==> flow/design.v <==
module Decoder_Unit (
    input [1 : 0] DEC_ALU_FUNC,
    output reg DEC_Arith_Enable, DEC_Logic_Enable, DEC_CMP_Enable, DEC_Shift_Enable
);
always @(*) begin
    DEC_Arith_Enable = 1'b0;
    DEC_Logic_Enable = 1'b0;
    DEC_CMP_Enable   = 1'b0;
    DEC_Shift_Enable = 1'b0;
    case (DEC_ALU_FUNC)
        2'b00: DEC_Arith_Enable = 1'b1;
        2'b01: DEC_Logic_Enable = 1'b1;
        2'b10: DEC_CMP_Enable   = 1'b1;
        2'b11: DEC_Shift_Enable = 1'b1;
        default: begin
            DEC_Arith_Enable = 1'b0;
            DEC_Logic_Enable = 1'b0;
            DEC_CMP_Enable   = 1'b0;
            DEC_Shift_Enable = 1'b0; 
    end
    endcase
end
endmodule
module Arithmetic_Unit #(
    parameter A_WIDTH = 16,
    parameter B_WIDTH = 16
) (
    input clk,rst,
    input [A_WIDTH - 1 : 0] A,
    input [B_WIDTH - 1 : 0] B,
    input [1 : 0] Arith_ALU_FUNC,
    input Arith_Enable,
    output reg [A_WIDTH + B_WIDTH - 1 : 0] Arith_OUT,
    output reg Carry_OUT, Arith_Flag       
);
reg [A_WIDTH + B_WIDTH - 1 : 0] ADD_Signal;
always @(posedge clk or negedge rst) begin
    if(!rst) begin 
        Arith_OUT  <=  'b0;
        Carry_OUT  <= 1'b0; 
        Arith_Flag <= 1'b0; 
end
else begin
    Arith_Flag <= Arith_Enable;
    if(Arith_Enable) begin
        case (Arith_ALU_FUNC)
            2'b00: begin
                if (A_WIDTH >= B_WIDTH) begin
                    Arith_OUT <= A + B;
                    {Carry_OUT,ADD_Signal[A_WIDTH - 1 : 0]} <= A + B;
                end
                else begin
                    Arith_OUT <= A + B;
                    {Carry_OUT,ADD_Signal[B_WIDTH - 1 : 0]} <= A + B;
                end
            end
            2'b01: Arith_OUT <= A - B;
            2'b10: Arith_OUT <= A * B;
            2'b11: Arith_OUT <= (B == 0) ? 'b0 : A / B;
            default: begin
                Arith_OUT <=  'b0;
                Carry_OUT <= 1'b0; 
            end
        endcase 
    end
  end
end
endmodule
module Logic_Unit #(
    parameter A_WIDTH = 16,
    parameter B_WIDTH = 16
) (
    input clk,rst,
    input [A_WIDTH - 1 : 0] A,
    input [B_WIDTH - 1 : 0] B,
    input [1 : 0] Logic_ALU_FUNC,
    input Logic_Enable,
    output reg [A_WIDTH + B_WIDTH - 1 : 0] Logic_OUT,
    output reg Logic_Flag       
);
always @(posedge clk or negedge rst) begin
    if(!rst) begin
    Logic_OUT  <= 16'b0;
    Logic_Flag <= 1'b0;
end
else begin
    Logic_Flag <= Logic_Enable;
    if(Logic_Enable) begin
        case (Logic_ALU_FUNC)
            2'b00: Logic_OUT <=   A & B; 
            2'b01: Logic_OUT <=   A | B;
            2'b10: Logic_OUT <= ~(A & B);
            2'b11: Logic_OUT <= ~(A | B);
            default: begin
                Logic_OUT <= 16'b0;
            end
        endcase
    end
  end
end
endmodule
module CMP_Unit #(
    parameter A_WIDTH = 16,
    parameter B_WIDTH = 16
) (
    input clk,rst,
    input [A_WIDTH - 1 : 0] A,
    input [B_WIDTH - 1 : 0] B,    
    input [1 : 0] CMP_ALU_FUNC,
    input CMP_Enable,
    output reg [A_WIDTH + B_WIDTH - 1 : 0] CMP_OUT,
    output reg CMP_Flag       
);
always @(posedge clk or negedge rst) begin
    if(!rst) begin
       CMP_OUT  <= 16'b0;
       CMP_Flag <= 1'b0;
    end
    else begin
    CMP_Flag <= CMP_Enable;    
    if(CMP_Enable) begin
        case (CMP_ALU_FUNC)
            2'b00: CMP_OUT <= 16'b0; 
            2'b01: begin
                if( A == B)
                CMP_OUT <= 16'b1;
                else
                CMP_OUT <= 16'b0;
            end
            2'b10:begin
                if( A > B)
                CMP_OUT <= 16'b10;
                else
                CMP_OUT <= 16'b0;
            end
            2'b11:begin
                if( A < B)
                CMP_OUT <= 16'b11;
                else
                CMP_OUT <= 16'b0;
            end
            default: begin
                CMP_OUT <= 16'b0;
            end
        endcase
    end
  end
end
endmodule
module Shift_Unit #(
    parameter A_WIDTH = 16,
    parameter B_WIDTH = 16
) (
    input clk,rst,
    input [A_WIDTH - 1 : 0] A,
    input [B_WIDTH - 1 : 0] B,
    input [1 : 0] Shift_ALU_FUNC,
    input Shift_Enable,
    output reg [A_WIDTH + B_WIDTH - 1 : 0] Shift_OUT,
    output reg Shift_Flag       
);
always @(posedge clk or negedge rst) begin
  if(!rst) begin
    Shift_OUT  <= 16'b0;
    Shift_Flag <= 1'b0;
end
else begin
    Shift_Flag <= Shift_Enable;
    if(Shift_Enable) begin
        case (Shift_ALU_FUNC)
            2'b00: Shift_OUT <= A >> 1; 
            2'b01: Shift_OUT <= A << 1;
            2'b10: Shift_OUT <= B >> 1;
            2'b11: Shift_OUT <= B << 1;
            default: begin
                Shift_OUT <= 16'b0;
            end
        endcase
    end
  end
end
endmodule
module alu_top #(
    parameter A_WIDTH_TOP = 16,
    parameter B_WIDTH_TOP = 16
) (
    input   CLK,rst,
    input   [3 : 0] ALU_FUNC,
    input   [A_WIDTH_TOP - 1 : 0] A,
    input   [B_WIDTH_TOP - 1 : 0] B,
    output  [A_WIDTH_TOP + B_WIDTH_TOP - 1 : 0] Arith_OUT, Logic_OUT, CMP_OUT,Shift_OUT,
    output  Carry_OUT, Arith_Flag, Logic_Flag, CMP_Flag, Shift_Flag
);
wire Arith_EN, Logic_EN, CMP_EN, Shift_EN;
Decoder_Unit U0 (
    .DEC_ALU_FUNC(ALU_FUNC[3 : 2]),
    .DEC_Arith_Enable(Arith_EN),
    .DEC_Logic_Enable(Logic_EN),
    .DEC_CMP_Enable  (CMP_EN),
    .DEC_Shift_Enable(Shift_EN)
);
Arithmetic_Unit #(.A_WIDTH(A_WIDTH_TOP), .B_WIDTH(B_WIDTH_TOP)) U1 (
    .clk(CLK),
    .rst(rst),
    .A(A),
    .B(B),
    .Arith_ALU_FUNC(ALU_FUNC[1 : 0]),
    .Arith_Enable(Arith_EN),
    .Arith_OUT(Arith_OUT),
    .Carry_OUT(Carry_OUT),
    .Arith_Flag(Arith_Flag)
);
Logic_Unit #(.A_WIDTH(A_WIDTH_TOP), .B_WIDTH(B_WIDTH_TOP)) U2 (
    .clk(CLK),
    .rst(rst),
    .A(A),
    .B(B),
    .Logic_ALU_FUNC(ALU_FUNC[1 : 0]),
    .Logic_Enable(Logic_EN),
    .Logic_OUT(Logic_OUT),
    .Logic_Flag(Logic_Flag)
);
CMP_Unit #(.A_WIDTH(A_WIDTH_TOP), .B_WIDTH(B_WIDTH_TOP)) U3 (
    .clk(CLK),
    .rst(rst),
    .A(A),
    .B(B),
    .CMP_ALU_FUNC(ALU_FUNC[1 : 0]),
    .CMP_Enable(CMP_EN),
    .CMP_OUT(CMP_OUT),
    .CMP_Flag(CMP_Flag)
);
Shift_Unit #(.A_WIDTH(A_WIDTH_TOP), .B_WIDTH(B_WIDTH_TOP)) U4 (
    .clk(CLK),
    .rst(rst),
    .A(A),
    .B(B),
    .Shift_ALU_FUNC(ALU_FUNC[1 : 0]),
    .Shift_Enable(Shift_EN),
    .Shift_OUT(Shift_OUT),
    .Shift_Flag(Shift_Flag)
);
endmodule
# Step by step through the tools: alu_top
# Module alu_top before and after one edit of its RTL, step after step.
# Lines under "orig" count in the file above, lines under "edited" in the edited file.
# "diff": "edited" minus "orig" as printed here. "change_rel_pct": 100 x difference / "orig".
# Library cell names are shortened.
# A cell with - has no value.
dict set report design {
  top {alu_top}
  clock_port {CLK}
  lib {sky130hd}
  lib_corner {tt_025C_1v80}
}

# Edit of the RTL
# Unified diff, file above to edited file.
# The edit is scripted, without regard to the design's behaviour, which it may alter; it was not made to optimise anything.
# begin of diff
@@ -57,5 +57,5 @@
             2'b01: Arith_OUT <= A - B;
             2'b10: Arith_OUT <= A * B;
-            2'b11: Arith_OUT <= (B == 0) ? 'b0 : A / B;
+            2'b11: Arith_OUT <= A / B;
             default: begin
                 Arith_OUT <=  'b0;
# end of diff

# After elaboration
# Yosys after proc, flatten, opt, wreduce and memory -nomap, before mapping. Memory bits, and registers merged into a memory's read port (data or address), are not among the register bits. Print and check cells are not counted.
# element orig edited diff change_rel_pct
set bits {}
lappend bits {register_bits 133 133 0 0.00}
lappend bits {output_inout_bits 133 133 0 0.00}
# element orig edited diff change_rel_pct
set op_classes {}
lappend op_classes {add_sub_neg 3 3 0 0.00}
lappend op_classes {equal 7 7 0 0.00}
lappend op_classes {n_mux 12 11 -1 -8.33}
lappend op_classes {div_mod_pow 1 1 0 0.00}
lappend op_classes {compare 2 2 0 0.00}
lappend op_classes {n_mul 1 1 0 0.00}
lappend op_classes {reduce_logical 8 7 -1 -12.50}
lappend op_classes {n_logic 4 4 0 0.00}
# operator orig edited diff change_rel_pct
set ops {}
lappend ops {{16-bit logical NOT} 1 0 -1 -100.00}
lappend ops {{32-bit two-way mux} 1 0 -1 -100.00}
lappend ops {{2-bit equality test with constant B} 4 4 0 0.00}
lappend ops {{1-bit parallel mux with 2-bit select} 4 4 0 0.00}
lappend ops {{32-bit parallel mux with 4-bit select} 4 4 0 0.00}
lappend ops {{3-bit OR reduction} 4 4 0 0.00}
lappend ops {{16-bit by 16-bit adder with 17-bit output} 2 2 0 0.00}
lappend ops {{2-bit by 1-bit equality test with 1-bit output with constant B} 2 2 0 0.00}
lappend ops {{2-bit logical NOT} 2 2 0 0.00}
lappend ops {{2-bit two-way mux} 2 2 0 0.00}
lappend ops {{32-bit inverter} 2 2 0 0.00}
lappend ops {{16-bit AND} 1 1 0 0.00}
lappend ops {{16-bit by 16-bit divider with 32-bit output} 1 1 0 0.00}
lappend ops {{16-bit equality test} 1 1 0 0.00}
lappend ops {{16-bit > comparator} 1 1 0 0.00}
lappend ops {{16-bit < comparator} 1 1 0 0.00}
lappend ops {{16-bit by 16-bit multiplier with 32-bit output} 1 1 0 0.00}
lappend ops {{1-bit two-way mux} 1 1 0 0.00}
lappend ops {{16-bit OR} 1 1 0 0.00}
lappend ops {{2-bit AND reduction} 1 1 0 0.00}
lappend ops {{16-bit by 16-bit subtractor with 17-bit output} 1 1 0 0.00}

# Longest topological paths
# Longest topological path by Yosys (ltp), each cell counted once; first at word level (registers and memories cut), then after technology mapping (sequential cells cut; the memories' decode and read muxes count).
# element orig edited diff change_rel_pct
set logic_depth {}
lappend logic_depth {word_depth 4 4 0 0.00}
lappend logic_depth {abc_area 0 0 - -}
lappend logic_depth {depth_mapped 466 480 14 3.00}
lappend logic_depth {ltp_nobuf 421 439 18 4.28}

# Synthesis result
# Source: synth_stat.txt of the flow (Yosys; design flattened, memories mapped). It holds for the ABC_AREA given above (unset counts as 0); a run with the other value may have another netlist.
# element orig edited diff change_rel_pct
set synth_totals {}
lappend synth_totals {n_buf 226 225 -1 -0.44}
lappend synth_totals {mapped_cells 4761 4772 11 0.23}
lappend synth_totals {ffs 73 73 0 0.00}
lappend synth_totals {mapped_area_um2 36083.4 35848.1 -235.3 -0.65}
# cell orig edited diff change_rel_pct
set types {}
lappend types {nand2_1 547 502 -45 -8.23}
lappend types {nor2_1 445 482 37 8.31}
lappend types {o21ai_0 217 252 35 16.13}
lappend types {a21oi_1 276 303 27 9.78}
lappend types {o21ai_1 39 12 -27 -69.23}
lappend types {clkbuf_1 108 134 26 24.07}
lappend types {nor3_1 218 242 24 11.01}
lappend types {xor2_1 87 66 -21 -24.14}
lappend types {o31ai_1 103 84 -19 -18.45}
lappend types {nand3_1 62 80 18 29.03}
lappend types {xnor2_1 169 155 -14 -8.28}
lappend types {buf_4 78 64 -14 -17.95}
lappend types {mux2_2 81 94 13 16.05}
lappend types {inv_1 328 340 12 3.66}
lappend types {o21a_1 197 209 12 6.09}
lappend types {a21o_1 96 84 -12 -12.50}
lappend types {o221ai_1 19 8 -11 -57.89}
lappend types {buf_2 21 11 -10 -47.62}
# The list need not be complete.
# The figures by module come from a second, unflattened synthesis with its own total; it is not the netlist above.
# element orig edited diff change_rel_pct
set hier_totals {}
lappend hier_totals {hier_cells 4727 4741 14 0.30}
lappend hier_totals {area_unflattened_um2 36014.5 35536.6 -477.9 -1.33}
# Each row is one instance without its submodules.
# mod mod_area_um2 n_cells seq_area_um2 n_inst
set modules_orig {}
lappend modules_orig {Arithmetic_Unit 33084.2 4424 850.8 1}
lappend modules_orig {Logic_Unit 1087.3 106 450.4 1}
lappend modules_orig {Shift_Unit 1034.7 92 450.4 1}
lappend modules_orig {CMP_Unit 782.0 101 75.1 1}
lappend modules_orig {Decoder_Unit 26.3 4 0.0 1}
lappend modules_orig {alu_top 0.0 0 0.0 1}
# mod mod_area_um2 n_cells seq_area_um2 n_inst
set modules_edited {}
lappend modules_edited {Arithmetic_Unit 32606.3 4438 850.8 1}
lappend modules_edited {Logic_Unit 1087.3 106 450.4 1}
lappend modules_edited {Shift_Unit 1034.7 92 450.4 1}
lappend modules_edited {CMP_Unit 782.0 101 75.1 1}
lappend modules_edited {Decoder_Unit 26.3 4 0.0 1}
lappend modules_edited {alu_top 0.0 0 0.0 1}

# Path before layout
# OpenSTA on the mapped netlist: ideal clock, no wires. The path of least setup slack (recovery checks aside). Input and output delay are each 20% of the period. Register names are those of the netlist, which keeps one name where synthesis merged equal registers.
# element orig edited diff change_rel_pct
set synth_timing {}
lappend synth_timing {path_type {input -> register} {input -> register} - -}
lappend synth_timing {start {input B[1]} {input B[1]} - -}
lappend synth_timing {end {register U1.Arith_OUT[0]} {register U1.Arith_OUT[0]} - -}
lappend synth_timing {path_stages 439 450 11 2.51}
lappend synth_timing {required_time_ns 129.858 129.866 0.008 0.01}
lappend synth_timing {in_delay_ns 26.000 26.000 0.000 0.00}
lappend synth_timing {setup_ns 0.142 0.134 -0.008 -}
lappend synth_timing {delay_ns 87.353 90.180 2.827 3.24}
lappend synth_timing {period_ns 130.0 130.0 0.0 0.00}
lappend synth_timing {setup_slack_ns 16.648 13.820 -2.828 -}
lappend synth_timing {t_first_pin_ns 26.000 26.000 0.000 0.00}
lappend synth_timing {arrival_ns 113.211 116.046 2.835 2.50}
lappend synth_timing {period_less_setup_slack_ns 113.352 116.18 2.828 2.49}
# "delay_ns" is the arrival time less input delay plus setup time.
# "path_stages" counts driving pins, that of a launching flip-flop among them; a cell with two outputs on the path counts twice.
# "period_less_setup_slack_ns" is the clock period less the worst setup slack; recovery checks do not enter. This is arithmetic on one report: input and output delays are still those of the set period (20% each).
# Between the ends stands the longest chain of elaborated cells between them, by number of cells; it is not shown to be the way that was timed. Of several equally long chains one is given.
# A line is the first line of the expression or statement that the cell stems from. Yosys adds cells for indexed reads and writes and turns some case tables into memories.
# A register here has more assigning lines than the two given.
dict set report synth_via_orig {
  cell_sequence {clkbuf_1 clkinv_1 ha_1 o21a_1 o21ai_0 or2_2 nor2_1 ha_1 o21ai_0 a211o_1 nor2_1 o31ai_1 ha_1 or3_1 o22ai_2 nor2_1 a32o_1 or2_2 [... 403 more ...] nand2b_1 a21oi_1 nor2b_1 o21ai_0 nand2b_1 a21oi_1 nor2b_1 o21ai_0 nand2b_1 a21oi_1 nor2b_1 o21ai_0 nand2b_1 a21oi_1 and4_1 o21ai_1 a2111oi_1 a31oi_1}
  elab_chain_len 3
  cells_between 4
  lines_between 2
  classes_between {div (1); mux (2); reduce/logical (1)}
}
# element line_no
set synth_lines_orig {}
lappend synth_lines_orig {{from (decl)} 190} ;# input   [B_WIDTH_TOP - 1 : 0] B,
lappend synth_lines_orig {{16-bit by 16-bit divider with 32-bit output} 59} ;# 2'b11: Arith_OUT <= (B == 0) ? 'b0 : A / B;
lappend synth_lines_orig {{32-bit two-way mux} 59}
lappend synth_lines_orig {{32-bit parallel mux with 4-bit select} 46} ;# case (Arith_ALU_FUNC)
lappend synth_lines_orig {{to (assign)} 49} ;# Arith_OUT <= A + B;
lappend synth_lines_orig {{to (assign)} 53} ;# Arith_OUT <= A + B;
lappend synth_lines_orig {{to (decl)} 33} ;# output reg [A_WIDTH + B_WIDTH - 1 : 0] Arith_OUT,
dict set report synth_via_edited {
  cell_sequence {clkbuf_1 clkinv_1 ha_1 o21ai_0 a21oi_1 nand3_1 nor2_1 ha_1 o211ai_1 a211oi_1 a31oi_1 nor2_1 ha_1 or3_1 o221a_2 nand2_1 mux2_2 ha_1 [... 414 more ...] o21ai_0 nand2b_1 a21oi_1 nor2b_1 o21ai_0 nand2b_1 a21oi_1 nor2b_1 o21ai_0 nand2b_1 a21oi_1 nor2b_1 o21ai_0 nand2b_1 nor4_1 o211ai_1 o41ai_1 o21ai_1}
  elab_chain_len 2
  cells_between 2
  lines_between 2
  classes_between {div (1); mux (1)}
}
# element line_no
set synth_lines_edited {}
lappend synth_lines_edited {{from (decl)} 190} ;# input   [B_WIDTH_TOP - 1 : 0] B,
lappend synth_lines_edited {{16-bit by 16-bit divider with 32-bit output} 59} ;# 2'b11: Arith_OUT <= A / B;
lappend synth_lines_edited {{32-bit parallel mux with 4-bit select} 46} ;# case (Arith_ALU_FUNC)
lappend synth_lines_edited {{to (assign)} 49} ;# Arith_OUT <= A + B;
lappend synth_lines_edited {{to (assign)} 53} ;# Arith_OUT <= A + B;
lappend synth_lines_edited {{to (decl)} 33} ;# output reg [A_WIDTH + B_WIDTH - 1 : 0] Arith_OUT,

# Worst path after layout
# Path of least setup slack in the final report of the runs of pair 1 (OpenROAD, finished layout, wires in). Where an end is a register, its clock arrival counts in the times.
# element orig edited diff change_rel_pct
set layout_timing {}
lappend layout_timing {path_type {input -> register} {input -> register} - -}
lappend layout_timing {start {input B[1]} {input B[0]} - -}
lappend layout_timing {end {register U1.Arith_OUT[0]} {register U1.Arith_OUT[0]} - -}
lappend layout_timing {required_time_ns 124.27 124.30 0.03 0.02}
lappend layout_timing {path_stages 412 418 6 1.46}
lappend layout_timing {in_delay_ns 24.80 24.80 0.00 0.00}
lappend layout_timing {arrival_ns 116.72 116.79 0.07 0.06}
lappend layout_timing {period_ns 124.0 124.0 0.0 0.00}
lappend layout_timing {t_first_pin_ns 24.80 24.80 0.00 0.00}
lappend layout_timing {setup_slack_ns 7.56 7.51 -0.05 -}
lappend layout_timing {setup_ns 0.13 0.12 -0.01 -}
# Between the ends stands the longest chain of elaborated cells between them, by number of cells; it is not shown to be the way that was timed. Of several equally long chains one is given.
# A register here has more assigning lines than the two given.
dict set report layout_via_orig {
  cell_sequence {clkdlybuf4s50_1 buf_4 inv_2 ha_1 o21a_1 o21ai_0 or2_2 nor2_1 ha_1 o21ai_0 a211o_1 nor2_1 o31ai_1 ha_1 o21a_1 o22ai_2 nor2_1 a32o_1 [... 376 more ...] nand2b_1 a21oi_1 nor2b_1 o21ai_0 nand2b_1 a21oi_1 nor2b_1 o21ai_0 nand2b_1 a21oi_1 nor2b_1 o21ai_0 nand2b_1 a21oi_1 and4_1 o21ai_1 a2111oi_1 a31oi_1}
  elab_chain_len 3
  cells_between 4
  lines_between 2
  classes_between {div (1); mux (2); reduce/logical (1)}
}
# element line_no
set layout_lines_orig {}
lappend layout_lines_orig {{from (decl)} 190} ;# input   [B_WIDTH_TOP - 1 : 0] B,
lappend layout_lines_orig {{16-bit by 16-bit divider with 32-bit output} 59} ;# 2'b11: Arith_OUT <= (B == 0) ? 'b0 : A / B;
lappend layout_lines_orig {{32-bit two-way mux} 59}
lappend layout_lines_orig {{32-bit parallel mux with 4-bit select} 46} ;# case (Arith_ALU_FUNC)
lappend layout_lines_orig {{to (assign)} 49} ;# Arith_OUT <= A + B;
lappend layout_lines_orig {{to (assign)} 53} ;# Arith_OUT <= A + B;
lappend layout_lines_orig {{to (decl)} 33} ;# output reg [A_WIDTH + B_WIDTH - 1 : 0] Arith_OUT,
dict set report layout_via_edited {
  cell_sequence {clkdlybuf4s50_1 buf_4 clkinv_1 ha_1 o21ai_0 a21oi_1 nand3_1 nor2_1 ha_1 o211ai_1 a211oi_1 a31oi_1 nor2_1 ha_1 or3_1 o221a_2 nand2_1 mux2_2 [... 382 more ...] o21ai_0 nand2b_1 a21oi_1 nor2b_1 o21ai_0 nand2b_1 a21oi_1 nor2b_1 o21ai_0 nand2b_1 a21oi_1 nor2b_1 o21ai_0 nand2b_1 nor4_1 o211ai_1 o41ai_1 o21ai_1}
  elab_chain_len 2
  cells_between 5
  lines_between 5
  classes_between {add/sub (2); mul (1); div (1); mux (1)}
}
# element line_no
set layout_lines_edited {}
lappend layout_lines_edited {{from (decl)} 190} ;# input   [B_WIDTH_TOP - 1 : 0] B,
lappend layout_lines_edited {{16-bit by 16-bit divider with 32-bit output} 59} ;# 2'b11: Arith_OUT <= A / B;
lappend layout_lines_edited {{32-bit parallel mux with 4-bit select} 46} ;# case (Arith_ALU_FUNC)
lappend layout_lines_edited {{to (assign)} 49} ;# Arith_OUT <= A + B;
lappend layout_lines_edited {{to (assign)} 53} ;# Arith_OUT <= A + B;
lappend layout_lines_edited {{to (decl)} 33} ;# output reg [A_WIDTH + B_WIDTH - 1 : 0] Arith_OUT,

# Measured runs
# Runs of the flow (Yosys, OpenROAD) on both versions; the two runs of a pair have the same settings. The constraints put input and output delay at 20% of the set period each and load the outputs with 0.01 pF.
dict set report flow_settings_pair_1 {
  period_ns 124.0
  CAP_MARGIN 20
  CORE_MARGIN 2
  CORE_UTILIZATION 40
  SLEW_MARGIN 20
}
# element orig edited diff change_rel_pct
set results_pair_1 {}
lappend results_pair_1 {setup_tns_ns 0.000 0.000 0.000 -}
lappend results_pair_1 {dieArea_um2 92625.9 92030.3 -595.6 -0.64}
lappend results_pair_1 {final_cell_area_um2 38916.1 38757.2 -158.9 -0.41}
lappend results_pair_1 {holdWs_ns 0.479 0.481 0.002 -}
lappend results_pair_1 {ws_setup_ns 7.557 7.507 -0.050 -}
lappend results_pair_1 {yosys.chip_area_um2 36083.4 35848.1 -235.3 -0.65}
lappend results_pair_1 {period_less_ws_ns 116.443 116.493 0.050 0.04}
dict set report flow_settings_pair_2 {
  ABC_AREA 1
  CAP_MARGIN 15
  CELL_PAD_IN_SITES_GLOBAL_PLACEMENT 2
  CORE_UTILIZATION 24
  CTS_CLUSTER_DIAMETER 284
  GPL_TIMING_DRIVEN 0
  PLACE_DENSITY_LB_ADDON 0.24
  SETUP_SLACK_MARGIN -0.2
  period_ns 81.6
  CORE_MARGIN 2
  SLEW_MARGIN 20
}
# element orig edited diff change_rel_pct
set results_pair_2 {}
lappend results_pair_2 {setup_tns_ns -26.472 -10.867 15.605 -}
lappend results_pair_2 {dieArea_um2 158221.0 160036.0 1815.0 1.15}
lappend results_pair_2 {final_cell_area_um2 52112.5 51296.7 -815.8 -1.57}
lappend results_pair_2 {holdWs_ns 0.487 0.490 0.003 -}
lappend results_pair_2 {ws_setup_ns -10.478 -6.144 4.334 -}
lappend results_pair_2 {yosys.chip_area_um2 37213.2 37644.9 431.7 1.16}
lappend results_pair_2 {period_less_ws_ns 92.078 87.744 -4.334 -4.71}
# "period_less_ws_ns": clock period set for the run, less the worst setup slack. It is reckoned from that one timing run; input and output delays stay at 20% of the period that was set.
